==> flow/design.v <==
`timescale 1ns / 1ps
module mac #(
	  parameter N = 16
    )(
    input clk,rst,ce,
    input [N-1:0] a,
    input [N-1:0] b,
    input [N-1:0] c,
    output reg [N-1:0] p
    );
always@(posedge clk)
 begin
    if(rst)
    begin
        p<=0;
    end
    else if(ce)
    begin
        p <= (a*b+c);
    end
 end
endmodule
module variable_shift_reg #(parameter width = 8, parameter size = 3) (
input clk,
input ce,
input rst,
input [width-1:0] data_in,
output [width-1:0] data_out
);
reg [width-1:0] sr [size-1:0];
generate
genvar i;
for(i = 0;i < size;i = i + 1)
begin
    always@(posedge clk)
    begin
        if(rst)
        begin
            sr[i] <= 'd0;
        end
        else
        begin
            if(ce)
            begin
                if(i == 'd0)
                begin
                    sr[i] <= data_in;
                end
                else
                begin
                    sr[i] <= sr[i-1];
                end
            end
        end
    end
end
endgenerate
assign data_out = sr[size-1];
endmodule
module convolver #(
parameter n = 9'h010,
parameter k = 9'h003,
parameter s = 1,
parameter N = 16
)(
input clk,
input ce,
input global_rst,
input [N-1:0] activation,
input [(k*k)*16-1:0] weight1,
output[N-1:0] conv_op,
output valid_conv,
output end_conv
);
reg [31:0] count,count2,count3,row_count;
reg en1,en2,en3;
wire [15:0] tmp [k*k+1:0];
wire [15:0] weight [0:k*k-1];
generate
	genvar l;
	for(l=0;l<k*k;l=l+1)
	begin
      assign weight [l][N-1:0] = weight1[N*l +: N];
	end
endgenerate
assign tmp[0] = 32'h0000000;
generate
genvar i;
  for(i = 0;i<k*k;i=i+1)
  begin: MAC
    if((i+1)%k ==0)
    begin
      if(i==k*k-1)
      begin
      mac #(.N(N)) mac(
        .clk(clk),
        .ce(ce),
        .rst(global_rst),
        .a(activation),
        .b(weight[i]),
        .c(tmp[i]),
        .p(conv_op)
        );
      end
      else
      begin
      wire [N-1:0] tmp2;
      mac #(.N(N)) mac(
        .clk(clk),
        .ce(ce),
        .rst(global_rst),
        .a(activation),
        .b(weight[i]),
        .c(tmp[i]),
        .p(tmp2)
        );
      variable_shift_reg #(.width(N),.size(n-k)) SR (
          .clk(clk),
          .ce(ce),
          .rst(global_rst),
          .data_in(tmp2),
          .data_out(tmp[i+1])
          );
      end
    end
    else
    begin
   mac #(.N(N)) mac2(
      .clk(clk),
      .ce(ce),
      .rst(global_rst),
      .a(activation),
      .b(weight[i]),
      .c(tmp[i]),
      .p(tmp[i+1])
      );
    end
  end
endgenerate
always@(posedge clk)
begin
  if(global_rst)
  begin
    count <=0;
    count2<=0;
    count3<=0;
    row_count <= 0;
    en1<=0;
    en2<=1;
    en3<=0;
  end
  else if(ce)
  begin
    if(count == (k-1)*n+k-1)
    begin
      en1 <= 1'b1;
      count <= count+1'b1;
    end
    else
    begin
      count<= count+1'b1;
    end
  if(en1 && en2)
  begin
    if(count2 == n-k)
    begin
      count2 <= 0;
      en2 <= 0 ;
      row_count <= row_count + 1'b1;
    end
    else
    begin
      count2 <= count2 + 1'b1;
    end
  end
  if(~en2)
  begin
  if(count3 == k-2)
  begin
    count3<=0;
    en2 <= 1'b1;
  end
  else
    count3 <= count3 + 1'b1;
  end
  if((((count2 + 1) % s == 0) && (row_count % s == 0))||(count3 == k-2)&&(row_count % s == 0)||(count == (k-1)*n+k-1))
  begin
    en3 <= 1;
  end
  else
    en3 <= 0;
  end
end
	assign end_conv = (count>= n*n+2) ? 1'b1 : 1'b0;
	assign valid_conv = (en1&&en2&&en3);
endmodule
# Reports on convolver

What the tools print for convolver, step after step.
Line numbers count from 1 in the design file above.
Library cell names are shortened.
A cell with n/a has no value.

Design top: convolver
Clock port: clk
Library: sky130hd
Library corner: tt_025C_1v80

# Word level

Counts by Yosys on the flattened word-level netlist (proc, flatten, opt, wreduce). Print and check cells are left out. Cells with the same type and inputs are merged into one.

$add $sub $neg: 11
Multiply operators: 9
Magnitude comparators: 1
Eq/ne operators: 3
Mux-type cells: 7
Bitwise operators: 1
Reductions and logical operators: 5

Operators with widths:

| cell                                                            | count |
| 16-bit by 16-bit multiplier with 16-bit output                  | 9 |
| 16-bit adder                                                    | 8 |
| 32-bit by 1-bit adder with 32-bit output with constant B        | 3 |
| 32-bit 2-to-1 mux                                               | 2 |
| 32-bit by 1-bit == test with 1-bit output with constant B       | 1 |
| 32-bit by 4-bit == test with 1-bit output with constant B       | 1 |
| 32-bit by 6-bit == test with 1-bit output with constant B       | 1 |
| 32-bit by 9-bit >= comparator with 1-bit output with constant B | 1 |
| 2-bit AND reduction                                             | 3 |
| 1-bit 2-to-1 mux                                                | 5 |
| 1-bit logical AND                                               | 2 |
| 1-bit inverter                                                  | 1 |

Bits in registers: 659
Output and inout port bits: 18
Elaborated cells: 78

# Depth

Depth = most cells in a row (Yosys ltp): at word level without a register or memory, in the mapped netlist without a sequential cell, where the memories' decode and read muxes count.

Depth in word-level cells: 5
ABC_AREA: 0
Mapped depth: 25
Mapped depth without buffers: 22

# Netlist

Source: synth_stat.txt of the flow (Yosys; design flattened, memories mapped). It holds for the ABC_AREA given above (unset counts as 0); a run with the other value may have another netlist.

Cell count: 7,097
Cell area after synthesis: 63,185.6 um^2
Mapped flip-flops: 659
Buffer cells: 350

Cells by type:

| type     | count |
| fa_1     | 832 |
| dfxtp_1  | 659 |
| ha_1     | 471 |
| mux2i_1  | 523 |
| inv_1    | 1,370 |
| and2_1   | 495 |
| nand2_1  | 820 |
| xnor2_1  | 298 |
| nor2_1   | 664 |
| xor2_1   | 129 |
| clkbuf_1 | 246 |
| o21ai_0  | 65 |
| a21oi_1  | 53 |
| buf_2    | 53 |
| a21o_1   | 30 |
| nand3_1  | 43 |
| and3_1   | 33 |
| buf_1    | 48 |

Not listed: further types 41, cells in them 265.
By module: a second synthesis without flattening, with its own total; a netlist apart from the flattened one above.

Cells (unflattened synthesis): 7,179
Area (unflattened synthesis): 64,262.9 um^2

Each row is one instance without its submodules.

By module:

| module                                  | instances | cells | area (um^2) | seq. area (um^2) |
| mac #(N=16)                             | 9         | 587   | 4,982.3     | 320.3 |
| variable_shift_reg #(width=16, size=13) | 2         | 670   | 7,345.8     | 4,164.0 |
| convolver                               | 1         | 556   | 4,730.8     | 1,981.9 |

# Path before layout

Path of least setup slack by OpenSTA after synthesis, without wires, with an ideal clock, recovery checks aside; 20% of the period is set as input and as output delay. Where synthesis merged equal registers, the netlist keeps one of their names.

Path type: input to register
Start point: in activation[10]
End point: reg MAC[1].genblk1.mac2.p[14]
Period: 8,000 ps
Library setup time: 128 ps
Time at the first pin: 1,600 ps
Arrival time: 6,990 ps
Data required time: 7,872 ps
Setup slack: 882 ps
Delay of the path: 5,518 ps
Stages: 25
Path buffers: 3
Synthesis period reached: 7,118 ps

"delay of the path" is the arrival time less input delay plus setup time.
"stages": output pins that drive a net of the path, with the launching flip-flop's if there is one; two outputs of one cell count as two.
"synthesis period reached" = period - worst setup slack (recovery checks aside). The figure is calculated, with input and output delays left at 20% of the set period.
The rows between start and end are the longest chain of elaborated cells between them; the timing report does not say that the signal goes this way. Where chains are equally long, one stands for them.
Each line given opens the expression or statement behind the cell; cells for indexed reads and writes are added by Yosys, which also makes memories of some case tables.

Path through: buf_2 > buf_2 > clkbuf_1 > and2_1 > fa_1 > inv_1 > fa_1 > inv_1 > fa_1 > inv_1 > fa_1 > inv_1 > fa_1 > inv_1 > fa_1 > inv_1 > ha_1 > and2_1 > or2_1 > a21oi_1 > nor2b_1 > a311oi_1 > xnor2_1 > mux2i_1 > nor2_1
Cells in the longest elaborated chain: 2
Elaborated cells between the ends (all ways): 2
Source lines of those cells: 1
Those cells by class: 1 x add/sub; 1 x mul

Ends and longest elaborated chain, post-synthesis:

| item                                           | line | text |
| start: declaration                             | 69   | `input [N-1:0] activation,` |
| 16-bit by 16-bit multiplier with 16-bit output | 19   | `p <= (a*b+c);` |
| 16-bit adder                                   | 19   |  |
| end: assignment                                | 15   | `p<=0;` |
| end: assignment                                | 19   |  |
| end: declaration                               | 9    | `output reg [N-1:0] p` |

# Timing after layout

From the final timing report of stored run 2: the path of least setup slack in the routed layout; clock arrival at registers is part of the times.
The path's times are printed in steps of 10 ps; the period is the one set.

Path type: input to register
Start point: in activation[6]
End point: reg MAC[5].genblk1.genblk1.mac.p[14]
Period: 4,600 ps
Library setup time: 140 ps
Time at the first pin: 920 ps
Arrival time: 6,230 ps
Data required time: 5,160 ps
Setup slack: -1,070 ps
Stages: 24
Path buffers: 4

The rows between start and end are the longest chain of elaborated cells between them; the timing report does not say that the signal goes this way. Where chains are equally long, one stands for them.

Path through: buf_16 > buf_12 > buf_12 > buf_16 > and2_4 > fa_1 > inv_2 > fa_1 > fa_1 > fa_1 > inv_1 > fa_1 > inv_2 > fa_1 > inv_2 > ha_4 > and2_4 > or2_4 > a21oi_4 > nor2b_1 > a311oi_2 > xnor2_1 > mux2i_1 > nor2_1
Cells in the longest elaborated chain: 2
Elaborated cells between the ends (all ways): 2
Source lines of those cells: 1
Those cells by class: 1 x add/sub; 1 x mul

Ends and longest elaborated chain, post-layout:

| item                                           | line | text |
| start: declaration                             | 69   | `input [N-1:0] activation,` |
| 16-bit by 16-bit multiplier with 16-bit output | 19   | `p <= (a*b+c);` |
| 16-bit adder                                   | 19   |  |
| end: assignment                                | 15   | `p<=0;` |
| end: assignment                                | 19   |  |
| end: declaration                               | 9    | `output reg [N-1:0] p` |

Hand-over note for convolver

Top module convolver; platform sky130hd; tools Yosys and OpenROAD; 3 stored runs in no particular order. Input and output delays are each 20% of the period that was set; the output load is 0.01 pF.
"worst setup path time" is the time allowed to the run's worst setup path (the clock period less input and output delay, where it has them) less its slack. Clock arrival times count: a late capture clock shortens it, a late launch clock lengthens it.
"total power after layout" rests on the timing tool's default activity at the inputs, not on a simulated workload.
"worst setup path time" is known to 10 ps.

## Stored run 1

==> flow/run.sh <==
#!/bin/bash
# the make line also repeats the synthesis and layout settings of config.mk as NAME=value (left out here)
make -C /OpenROAD-flow-scripts/flow DESIGN_CONFIG=/design/flow/config.mk WORK_HOME=/design/flow/orfs CLKGATE_MAP_FILE= finish
==> flow/config.mk <==
export PLATFORM = sky130hd
export DESIGN_NAME = convolver
export DESIGN_NICKNAME = convolver
export VERILOG_FILES = /design/flow/design.v
export SDC_FILE = /design/flow/constraint.sdc
export NUM_CORES = 4
export LEC_CHECK = 0
export CAP_MARGIN = 0
export CELL_PAD_IN_SITES_DETAIL_PLACEMENT = 2
export CORE_MARGIN = 9
export CORE_UTILIZATION = 40
export CTS_CLUSTER_DIAMETER = 268
export CTS_CLUSTER_SIZE = 55
export GPL_ROUTABILITY_DRIVEN = 0
export MAX_ROUTING_LAYER = met4
export PLACE_DENSITY = 0.61
export SETUP_SLACK_MARGIN = 1.9
export SLEW_MARGIN = 30
export TNS_END_PERCENT = 25
==> flow/constraint.sdc <==
create_clock -name core_clock -period 8.45 [get_ports {clk}]
set_input_delay 1.6900 -clock core_clock [delete_from_list [all_inputs] [get_ports {clk}]]
set_output_delay 1.6900 -clock core_clock [all_outputs]
set_load 0.01 [all_outputs]

Stored run 1: no results, routing failed with ODB-0269

## Stored run 2

==> flow/run.sh <==
#!/bin/bash
# the make line also repeats the synthesis and layout settings of config.mk as NAME=value (left out here)
make -C /OpenROAD-flow-scripts/flow DESIGN_CONFIG=/design/flow/config.mk WORK_HOME=/design/flow/orfs CLKGATE_MAP_FILE= finish
==> flow/config.mk <==
export PLATFORM = sky130hd
export DESIGN_NAME = convolver
export DESIGN_NICKNAME = convolver
export VERILOG_FILES = /design/flow/design.v
export SDC_FILE = /design/flow/constraint.sdc
export NUM_CORES = 4
export LEC_CHECK = 0
export CAP_MARGIN = 20
export CORE_ASPECT_RATIO = 0.79
export CORE_MARGIN = 2
export CORE_UTILIZATION = 41
export MIN_ROUTING_LAYER = met2
export PLACE_DENSITY = 0.43
export SETUP_SLACK_MARGIN = 0.56
export SLEW_MARGIN = 20
export TNS_END_PERCENT = 65
==> flow/constraint.sdc <==
create_clock -name core_clock -period 4.6 [get_ports {clk}]
set_input_delay 0.9200 -clock core_clock [delete_from_list [all_inputs] [get_ports {clk}]]
set_output_delay 0.9200 -clock core_clock [all_outputs]
set_load 0.01 [all_outputs]

| result of stored run 2 | value |
|---|---|
| synthesized cell area | 63,185.6 um^2 |
| total negative slack on setup checks | -47,215 ps |
| area of the standard cells in the finished layout | 79,934.2 um^2 |
| total die area | 157,290.0 um^2 |
| lowest setup slack | -1,069 ps |
| worst setup path time | 4,750 ps |
| type of the worst setup path | input to register |
| total power after layout | 57,535 µW |

## Stored run 3

==> flow/run.sh <==
#!/bin/bash
# the make line also repeats the synthesis and layout settings of config.mk as NAME=value (left out here)
make -C /OpenROAD-flow-scripts/flow DESIGN_CONFIG=/design/flow/config.mk WORK_HOME=/design/flow/orfs CLKGATE_MAP_FILE= finish
==> flow/config.mk <==
export PLATFORM = sky130hd
export DESIGN_NAME = convolver
export DESIGN_NICKNAME = convolver
export VERILOG_FILES = /design/flow/design.v
export SDC_FILE = /design/flow/constraint.sdc
export NUM_CORES = 4
export LEC_CHECK = 0
export CAP_MARGIN = 20
export CORE_MARGIN = 2
export CORE_UTILIZATION = 50
export SLEW_MARGIN = 20
==> flow/constraint.sdc <==
create_clock -name core_clock -period 7.17 [get_ports {clk}]
set_input_delay 1.4340 -clock core_clock [delete_from_list [all_inputs] [get_ports {clk}]]
set_output_delay 1.4340 -clock core_clock [all_outputs]
set_load 0.01 [all_outputs]

| result of stored run 3 | value |
|---|---|
| synthesized cell area | 63,185.6 um^2 |
| total negative slack on setup checks | 0 ps |
| area of the standard cells in the finished layout | 70,600.2 um^2 |
| total die area | 129,229.0 um^2 |
| lowest setup slack | 466 ps |
| worst setup path time | 5,270 ps |
| type of the worst setup path | input to register |
| total power after layout | 28,146 µW |

End of note.
